==> flow/design.v <==
module div (
    input wire clk,
    input wire rst_n,
    input wire [32-1:0] dividend_i,     
    input wire [32-1:0] divisor_i,      
    input wire                       start_i,        
    input wire                       ctrl_ready_i,   
    input wire [                3:0] op_i,           
    output reg [32-1:0] result_o,   
    output reg busy_o,   
    output reg valid_o   
);
    typedef enum logic [3:0] {
        STATE_IDLE  = 4'b0001,
        STATE_START = 4'b0010,
        STATE_CALC  = 4'b0100,
        STATE_END   = 4'b1000
    } state_t;
    state_t state;
    reg [32-1:0] dividend_r;
    reg [32-1:0] divisor_r;
    reg [3:0] op_r;
    reg [31:0] count;
    reg [32-1:0] div_result;
    reg [32-1:0] div_remain;
    reg [32-1:0] minuend;
    reg invert_result;
    wire op_div = op_r[0];
    wire op_divu = op_r[1];
    wire op_rem = op_r[2];
    wire op_remu = op_r[3];
    wire [31:0] dividend_invert = (-dividend_r);
    wire [31:0] divisor_invert = (-divisor_r);
    wire minuend_ge_divisor = minuend >= divisor_r;
    wire [31:0] minuend_sub_res = minuend - divisor_r;
    wire [31:0] div_result_tmp = minuend_ge_divisor ? ({div_result[30:0], 1'b1}) : ({div_result[30:0], 1'b0});
    wire [31:0] minuend_tmp = minuend_ge_divisor ? minuend_sub_res[30:0] : minuend[30:0];
    wire [31:0] dividend_abs = dividend_r[31] ? -dividend_r : dividend_r;
    wire [31:0] divisor_abs = divisor_r[31] ? -divisor_r : divisor_r;
    always @(posedge clk) begin
        if (!rst_n) begin
            state         <= STATE_IDLE;
            result_o      <= 32'h0;
            div_result    <= 32'h0;
            div_remain    <= 32'h0;
            op_r          <= 4'h0;
            dividend_r    <= 32'h0;
            divisor_r     <= 32'h0;
            minuend       <= 32'h0;
            invert_result <= 1'b0;
            busy_o        <= 1'b0;
            valid_o       <= 1'b0;
            count         <= 32'h0;
        end else begin
            case (state)
                STATE_IDLE: begin
                    if (ctrl_ready_i) begin
                        valid_o <= 1'b0;
                        if (start_i == 1'b1) begin
                            op_r       <= op_i;
                            dividend_r <= dividend_i;
                            divisor_r  <= divisor_i;
                            state      <= STATE_START;
                            busy_o     <= 1'b1;
                        end else begin
                            op_r       <= 3'h0;
                            dividend_r <= 32'h0;
                            divisor_r  <= 32'h0;
                            result_o   <= 32'h0;
                            busy_o     <= 1'b0;
                        end
                    end
                end
                STATE_START: begin
                    valid_o <= 1'b0;
                    if (divisor_r == 32'h0) begin
                        if (op_div | op_divu) begin
                            result_o <= 32'hffffffff;
                        end else begin
                            result_o <= dividend_r;
                        end
                        state   <= STATE_IDLE;
                        busy_o  <= 1'b0;
                        valid_o <= 1'b1;
                    end else if (
                        (op_div | op_rem) ? (dividend_abs < divisor_abs) : (dividend_r < divisor_r)
                    ) begin
                        if (op_div) begin
                            result_o <= 32'b0;
                        end else if (op_rem) begin
                            result_o <= dividend_r;
                        end else if (op_divu) begin
                            result_o <= 32'b0;
                        end else if (op_remu) begin
                            result_o <= dividend_r;
                        end
                        state   <= STATE_IDLE;
                        busy_o  <= 1'b0;
                        valid_o <= 1'b1;
                    end else begin
                        busy_o     <= 1'b1;
                        count      <= 32'h40000000;
                        state      <= STATE_CALC;
                        div_result <= 32'h0;
                        div_remain <= 32'h0;
                        if (op_div | op_rem) begin
                            if (dividend_r[31] == 1'b1) begin
                                dividend_r <= dividend_invert;
                                minuend    <= dividend_invert[31];
                            end else begin
                                minuend <= dividend_r[31];
                            end
                            if (divisor_r[31] == 1'b1) begin
                                divisor_r <= divisor_invert;
                            end
                        end else begin
                            minuend <= dividend_r[31];
                        end
                        if ((op_div && (dividend_r[31] ^ divisor_r[31] == 1'b1))
                            || (op_rem && (dividend_r[31] == 1'b1))) begin
                            invert_result <= 1'b1;
                        end else begin
                            invert_result <= 1'b0;
                        end
                    end
                end
                STATE_CALC: begin
                    busy_o     <= 1'b1;
                    dividend_r <= {dividend_r[30:0], 1'b0};
                    div_result <= div_result_tmp;
                    count      <= {1'b0, count[31:1]};
                    if (|count) begin
                        minuend <= {minuend_tmp[30:0], dividend_r[30]};
                    end else begin
                        state <= STATE_END;
                        if (minuend_ge_divisor) begin
                            div_remain <= minuend_sub_res;
                        end else begin
                            div_remain <= minuend;
                        end
                    end
                end
                STATE_END: begin
                    state   <= STATE_IDLE;
                    busy_o  <= 1'b0;
                    valid_o <= 1'b1;
                    if (op_div | op_divu) begin
                        if (invert_result) begin
                            result_o <= (-div_result);
                        end else begin
                            result_o <= div_result;
                        end
                    end else begin
                        if (invert_result) begin
                            result_o <= (-div_remain);
                        end else begin
                            result_o <= div_remain;
                        end
                    end
                end
            endcase
        end
    end
endmodule
**Step by step through the tools: div**

What the tools print for div, step after step.
Line numbers count from 1 in the design file above.
Operators: Yosys type, input widths -> output width; for muxes data width and select width s.
Cell names lack the library's common part.
Not given: -

- Top module: div
- Clock port: clk
- Standard-cell library: sky130hd
- Timing corner: tt_025C_1v80

**Word level**

Counts by Yosys on the flattened word-level netlist (proc, flatten, opt, wreduce; memories kept). Register bits leave out memories and registers merged into their read ports (data or address). Print and check cells are left out. Cells with the same type and inputs are merged into one.

- Equal/unequal tests: 14
- Reduce/logical cells: 21
- Bitwise operators: 5
- Magnitude comparators: 3
- Muxes and demuxes: 62
- Add/subtract/negate cells: 5

Operators with widths:

| kind | count |
|---|---|
| $mux 32 | 33 |
| $pmux 32 s2 | 5 |
| $pmux 32 s3 | 2 |
| $neg 32->32 | 4 |
| $lt 32x32->1 | 2 |
| $sub 32x32->32 | 1 |
| $ge 32x32->1 | 1 |
| $logic_not 32->1 | 1 |
| $reduce_or 32->1 | 1 |
| $mux 31 | 1 |
| $ne 2x2->1 const B | 8 |
| $pmux 4 s4 | 1 |
| $mux 4 | 4 |
| $reduce_and 5->1 | 3 |
| $reduce_and 4->1 | 3 |
| $mux 1 | 12 |
| $reduce_and 2->1 | 3 |
| $reduce_and 3->1 | 2 |
| $reduce_bool 3->1 | 2 |
| $ne 6x6->1 const B | 1 |
| $mux 3 | 2 |
| $reduce_bool 2->1 | 2 |
| $eq 4x1->1 const B | 1 |
| $eq 4x2->1 const B | 1 |
| $eq 4x3->1 const B | 1 |
| $eq 4x4->1 const B | 1 |
| $reduce_bool 4->1 | 1 |
| $pmux 1 s4 | 1 |

Other operator kinds: 7; their cells: 10.

- Flip-flop bits (word level): 235
- Output and inout port bits: 34
- Word-level cells: 122
- Input port bits: 72

**Depth**

Yosys ltp: most cells in a row. Word level: on the elaborated netlist, between registers, memories and ports. Mapped: between sequential cells and ports; inverters and the memories' decode and read muxes count.

- Depth in word-level cells: 7
- ABC_AREA: 0
- Mapped depth: 22
- Gate-level depth less buffers: 18

**Mapped cells and area**

The flow's flattened synthesis, as Yosys stat reports it; memories are mapped. The netlist is that of the ABC_AREA named above (0 if unset); the other value can give another one.
Totals and module areas in this step are rounded.

- Buffers: 137
- Flip-flop cells: 234
- Area of sequential cells: 4680 um2
- Mapped area: 15700 um2
- Cells in the netlist: 1967

Cell types:

| type | count | total area (um2) |
|---|---|---|
| dfxtp_1 | 234 | 4.68E+03 |
| ha_1 | 98 | 1.23E+03 |
| o21ai_0 | 166 | 830.797 |
| xnor2_1 | 92 | 805.773 |
| nand2_1 | 200 | 750.72 |
| a22o_1 | 78 | 683.155 |
| a211oi_1 | 79 | 593.069 |
| a21oi_1 | 117 | 585.562 |
| nor2_1 | 143 | 536.765 |
| clkbuf_1 | 93 | 349.085 |
| nor3_1 | 61 | 305.293 |
| xor2_1 | 33 | 289.027 |
| inv_1 | 60 | 225.216 |
| o31ai_1 | 28 | 210.202 |
| nand3_1 | 38 | 190.182 |
| a31oi_1 | 28 | 175.168 |
| a222oi_1 | 16 | 160.154 |
| or3_1 | 25 | 156.4 |

Other cell types: 68; their cells: 378.

**Worst setup path after synthesis**

Source: OpenSTA report_checks on the synthesized netlist (no wires, ideal clock, input and output delay 20% of the period each), path of least setup slack; recovery checks are left aside. Register names are those of the netlist, which keeps one name where synthesis merged equal registers.

- Kind: register to register
- Start: register dividend_r[7]
- End: register dividend_r[21]
- Data required time: 7868 ps
- Library setup time: 132 ps
- Slack: 2671 ps
- Stages: 21
- Period: 8000 ps
- Data arrival time: 5197 ps
- Buffers on the path: 3
- Launch time at the first pin: 0 ps
- Path delay: 5329 ps
- Period reached after synthesis: 5329 ps

"path delay" = arrival - input delay + setup time.
"stages": output pins that drive a net of the path, with the launching flip-flop's if there is one; two outputs of one cell count as two.
"period reached after synthesis" = period - worst setup slack (recovery checks aside). The figure is calculated, with input and output delays left at 20% of the set period.
Between the ends stands the longest chain of elaborated cells between them, by number of cells; it is not shown to be the way that was timed. Of several equally long chains one is given.
Each line given opens the expression or statement behind the cell; cells for indexed reads and writes are added by Yosys, which also makes memories of some case tables.
At most two assigning lines are given for a register; there are more.

- Cell sequence: dfxtp_1 or4_1 nor3_1 nand3_1 or3_1 nand2b_1 o41ai_1 xnor2_1 ha_1 nand4_1 or4_1 or4b_1 a31oi_2 nor3_1 or2_0 buf_2 o21a_1 buf_2 buf_2 a21oi_1 o32ai_1
- Cells in the longest elaborated chain: 7
- Elaborated cells on any way between the ends: 11
- Those cells by class: add/sub (1); compare (2); eq/ne (1); mux (6); reduce/logical (1)

RTL lines, path after synthesis:

| what | RTL line | RTL |
|---|---|---|
| start, declared | 20 | `reg [32-1:0] dividend_r;` |
| start, assigned | 61 | `dividend_r <= dividend_i;` |
| start, assigned | 108 | `dividend_r <= dividend_invert;` |
| $neg 32->32 | 38 | `wire [31:0] dividend_abs = dividend_r[31] ? -dividend_r : dividend_r;` |
| $mux 32 | 38 |  |
| $lt 32x32->1 | 86 | `(op_div \| op_rem) ? (dividend_abs < divisor_abs) : (dividend_r < divisor_r)` |
| $mux 1 | 86 |  |
| $mux 32 | 85 | `end else if (` |
| $mux 32 | 76 | `if (divisor_r == 32'h0) begin` |
| $pmux 32 s3 | 55 | `case (state)` |
| end, assigned | 61 |  |
| end, assigned | 108 |  |
| end, declared | 20 |  |

**Timing after layout**

Path of least setup slack in the final report of run 1 (OpenROAD, finished layout, wires in). Where an end is a register, its clock arrival counts in the times.
The path's times are printed in steps of 10 ps; the period is the one set.

- Kind: register to register
- Start: register dividend_r[7]
- End: register div_result[20]
- Stages: 18
- Library setup time: 30 ps
- Data arrival time: 7070 ps
- Slack: 1440 ps
- Period: 8000 ps
- Buffers on the path: 0
- Data required time: 8520 ps
- Launch time at the first pin: 570 ps

Between the ends stands the longest chain of elaborated cells between them, by number of cells; it is not shown to be the way that was timed. Of several equally long chains one is given.
At most two assigning lines are given for a register; there are more.

- Cell sequence: dfxtp_1 or4_1 nor3_1 nand3_1 or3_1 nand2b_1 o41ai_1 xnor2_1 ha_1 nand4_1 or4_1 or4b_1 a31oi_2 nor3_1 or2_0 o21a_4 nor2_8 a22o_1
- Cells in the longest elaborated chain: 7
- Elaborated cells on any way between the ends: 10
- Those cells by class: add/sub (1); compare (2); eq/ne (1); mux (5); reduce/logical (1)

RTL lines, path post-layout:

| what | RTL line | RTL |
|---|---|---|
| start, declared | 20 | `reg [32-1:0] dividend_r;` |
| start, assigned | 61 | `dividend_r <= dividend_i;` |
| start, assigned | 108 | `dividend_r <= dividend_invert;` |
| $neg 32->32 | 38 | `wire [31:0] dividend_abs = dividend_r[31] ? -dividend_r : dividend_r;` |
| $mux 32 | 38 |  |
| $lt 32x32->1 | 86 | `(op_div \| op_rem) ? (dividend_abs < divisor_abs) : (dividend_r < divisor_r)` |
| $mux 1 | 86 |  |
| $mux 32 | 85 | `end else if (` |
| $mux 32 | 76 | `if (divisor_r == 32'h0) begin` |
| $pmux 32 s2 | 55 | `case (state)` |
| end, assigned | 44 | `div_result    <= 32'h0;` |
| end, assigned | 130 | `div_result <= div_result_tmp;` |
| end, declared | 24 | `reg [32-1:0] div_result;` |

Wiki page: div / flow data

Top module div; platform sky130hd; tools Yosys and OpenROAD; 3 stored runs in no particular order. Input and output delays are each 20% of the period that was set; the output load is 0.01 pF.
"clock period reached" means the clock period less the worst setup slack. The figure is calculated, with input and output delays left at 20% of the set period.
"time on the worst setup path": the worst setup path's part of the clock period (all of it between registers, 20% less for each end at a port) less its slack. A launch clock that arrives late makes it longer, a capture clock that arrives late makes it shorter.
"time on the worst setup path" is given in steps of 10 ps.
Measured values are rounded.

### Run 1

==> flow/run.sh <==
#!/bin/bash
# the make line also repeats the synthesis and layout settings of config.mk as NAME=value (left out here)
make -C /OpenROAD-flow-scripts/flow DESIGN_CONFIG=/design/flow/config.mk WORK_HOME=/design/flow/orfs CLKGATE_MAP_FILE= finish
==> flow/config.mk <==
export PLATFORM = sky130hd
export DESIGN_NAME = div
export DESIGN_NICKNAME = div
export VERILOG_FILES = /design/flow/design.v
export SDC_FILE = /design/flow/constraint.sdc
export NUM_CORES = 4
export LEC_CHECK = 0
export ABC_AREA = 0
export CAP_MARGIN = 20
export CELL_PAD_IN_SITES_DETAIL_PLACEMENT = 1
export CELL_PAD_IN_SITES_GLOBAL_PLACEMENT = 1
export CORE_ASPECT_RATIO = 1.67
export CORE_MARGIN = 6
export CORE_UTILIZATION = 25
export CTS_CLUSTER_DIAMETER = 188
export CTS_CLUSTER_SIZE = 98
export MAX_ROUTING_LAYER = met5
export PLACE_DENSITY_LB_ADDON = 0.06
export SETUP_SLACK_MARGIN = 0.8
export SLEW_MARGIN = 30
export TNS_END_PERCENT = 55
==> flow/constraint.sdc <==
create_clock -name core_clock -period 8.0 [get_ports {clk}]
set_input_delay 1.6000 -clock core_clock [delete_from_list [all_inputs] [get_ports {clk}]]
set_output_delay 1.6000 -clock core_clock [all_outputs]
set_load 0.01 [all_outputs]

Results of run 1:
- Utilization: 28.6 %
- Total negative slack: 0 ps
- Worst setup slack after layout: 1440 ps
- Time on the worst setup path: 6560 ps
- Worst setup path kind: register to register
- Standard-cell area after layout: 17800 um2
- Clock period reached: 6556 ps
- Overall die area: 69400 um2
- Area of the synthesized netlist: 15700 um2

### Run 2

==> flow/run.sh <==
#!/bin/bash
# the make line also repeats the synthesis and layout settings of config.mk as NAME=value (left out here)
make -C /OpenROAD-flow-scripts/flow DESIGN_CONFIG=/design/flow/config.mk WORK_HOME=/design/flow/orfs CLKGATE_MAP_FILE= finish
==> flow/config.mk <==
export PLATFORM = sky130hd
export DESIGN_NAME = div
export DESIGN_NICKNAME = div
export VERILOG_FILES = /design/flow/design.v
export SDC_FILE = /design/flow/constraint.sdc
export NUM_CORES = 4
export LEC_CHECK = 0
export CAP_MARGIN = 20
export CELL_PAD_IN_SITES_DETAIL_PLACEMENT = 1
export CELL_PAD_IN_SITES_GLOBAL_PLACEMENT = 0
export CORE_ASPECT_RATIO = 1.81
export CORE_MARGIN = 2
export CORE_UTILIZATION = 44
export CTS_CLUSTER_SIZE = 85
export GPL_TIMING_DRIVEN = 0
export PLACE_DENSITY = 0.5
export SETUP_SLACK_MARGIN = 2.37
export SLEW_MARGIN = 30
==> flow/constraint.sdc <==
create_clock -name core_clock -period 8.71 [get_ports {clk}]
set_input_delay 1.7420 -clock core_clock [delete_from_list [all_inputs] [get_ports {clk}]]
set_output_delay 1.7420 -clock core_clock [all_outputs]
set_load 0.01 [all_outputs]

Results of run 2:
- Utilization: 52.0 %
- Total negative slack: 0 ps
- Worst setup slack after layout: 2440 ps
- Time on the worst setup path: 6270 ps
- Worst setup path kind: register to register
- Standard-cell area after layout: 18500 um2
- Clock period reached: 6268 ps
- Overall die area: 37400 um2
- Area of the synthesized netlist: 15700 um2

### Run 3

==> flow/run.sh <==
#!/bin/bash
# the make line also repeats the synthesis and layout settings of config.mk as NAME=value (left out here)
make -C /OpenROAD-flow-scripts/flow DESIGN_CONFIG=/design/flow/config.mk WORK_HOME=/design/flow/orfs CLKGATE_MAP_FILE= finish
==> flow/config.mk <==
export PLATFORM = sky130hd
export DESIGN_NAME = div
export DESIGN_NICKNAME = div
export VERILOG_FILES = /design/flow/design.v
export SDC_FILE = /design/flow/constraint.sdc
export NUM_CORES = 4
export LEC_CHECK = 0
export CAP_MARGIN = 20
export CELL_PAD_IN_SITES_DETAIL_PLACEMENT = 1
export CELL_PAD_IN_SITES_GLOBAL_PLACEMENT = 0
export CORE_ASPECT_RATIO = 1.15
export CORE_MARGIN = 2
export CORE_UTILIZATION = 44
export CTS_CLUSTER_DIAMETER = 253
export CTS_CLUSTER_SIZE = 56
export GPL_TIMING_DRIVEN = 0
export MAX_ROUTING_LAYER = met4
export MIN_ROUTING_LAYER = met2
export SETUP_SLACK_MARGIN = 0.89
export SLEW_MARGIN = 0
==> flow/constraint.sdc <==
create_clock -name core_clock -period 8.71 [get_ports {clk}]
set_input_delay 1.7420 -clock core_clock [delete_from_list [all_inputs] [get_ports {clk}]]
set_output_delay 1.7420 -clock core_clock [all_outputs]
set_load 0.01 [all_outputs]

Results of run 3:
- Utilization: 50.0 %
- Total negative slack: 0 ps
- Worst setup slack after layout: 1220 ps
- Time on the worst setup path: 7490 ps
- Worst setup path kind: register to register
- Standard-cell area after layout: 17700 um2
- Clock period reached: 7489 ps
- Overall die area: 37300 um2
- Area of the synthesized netlist: 15700 um2
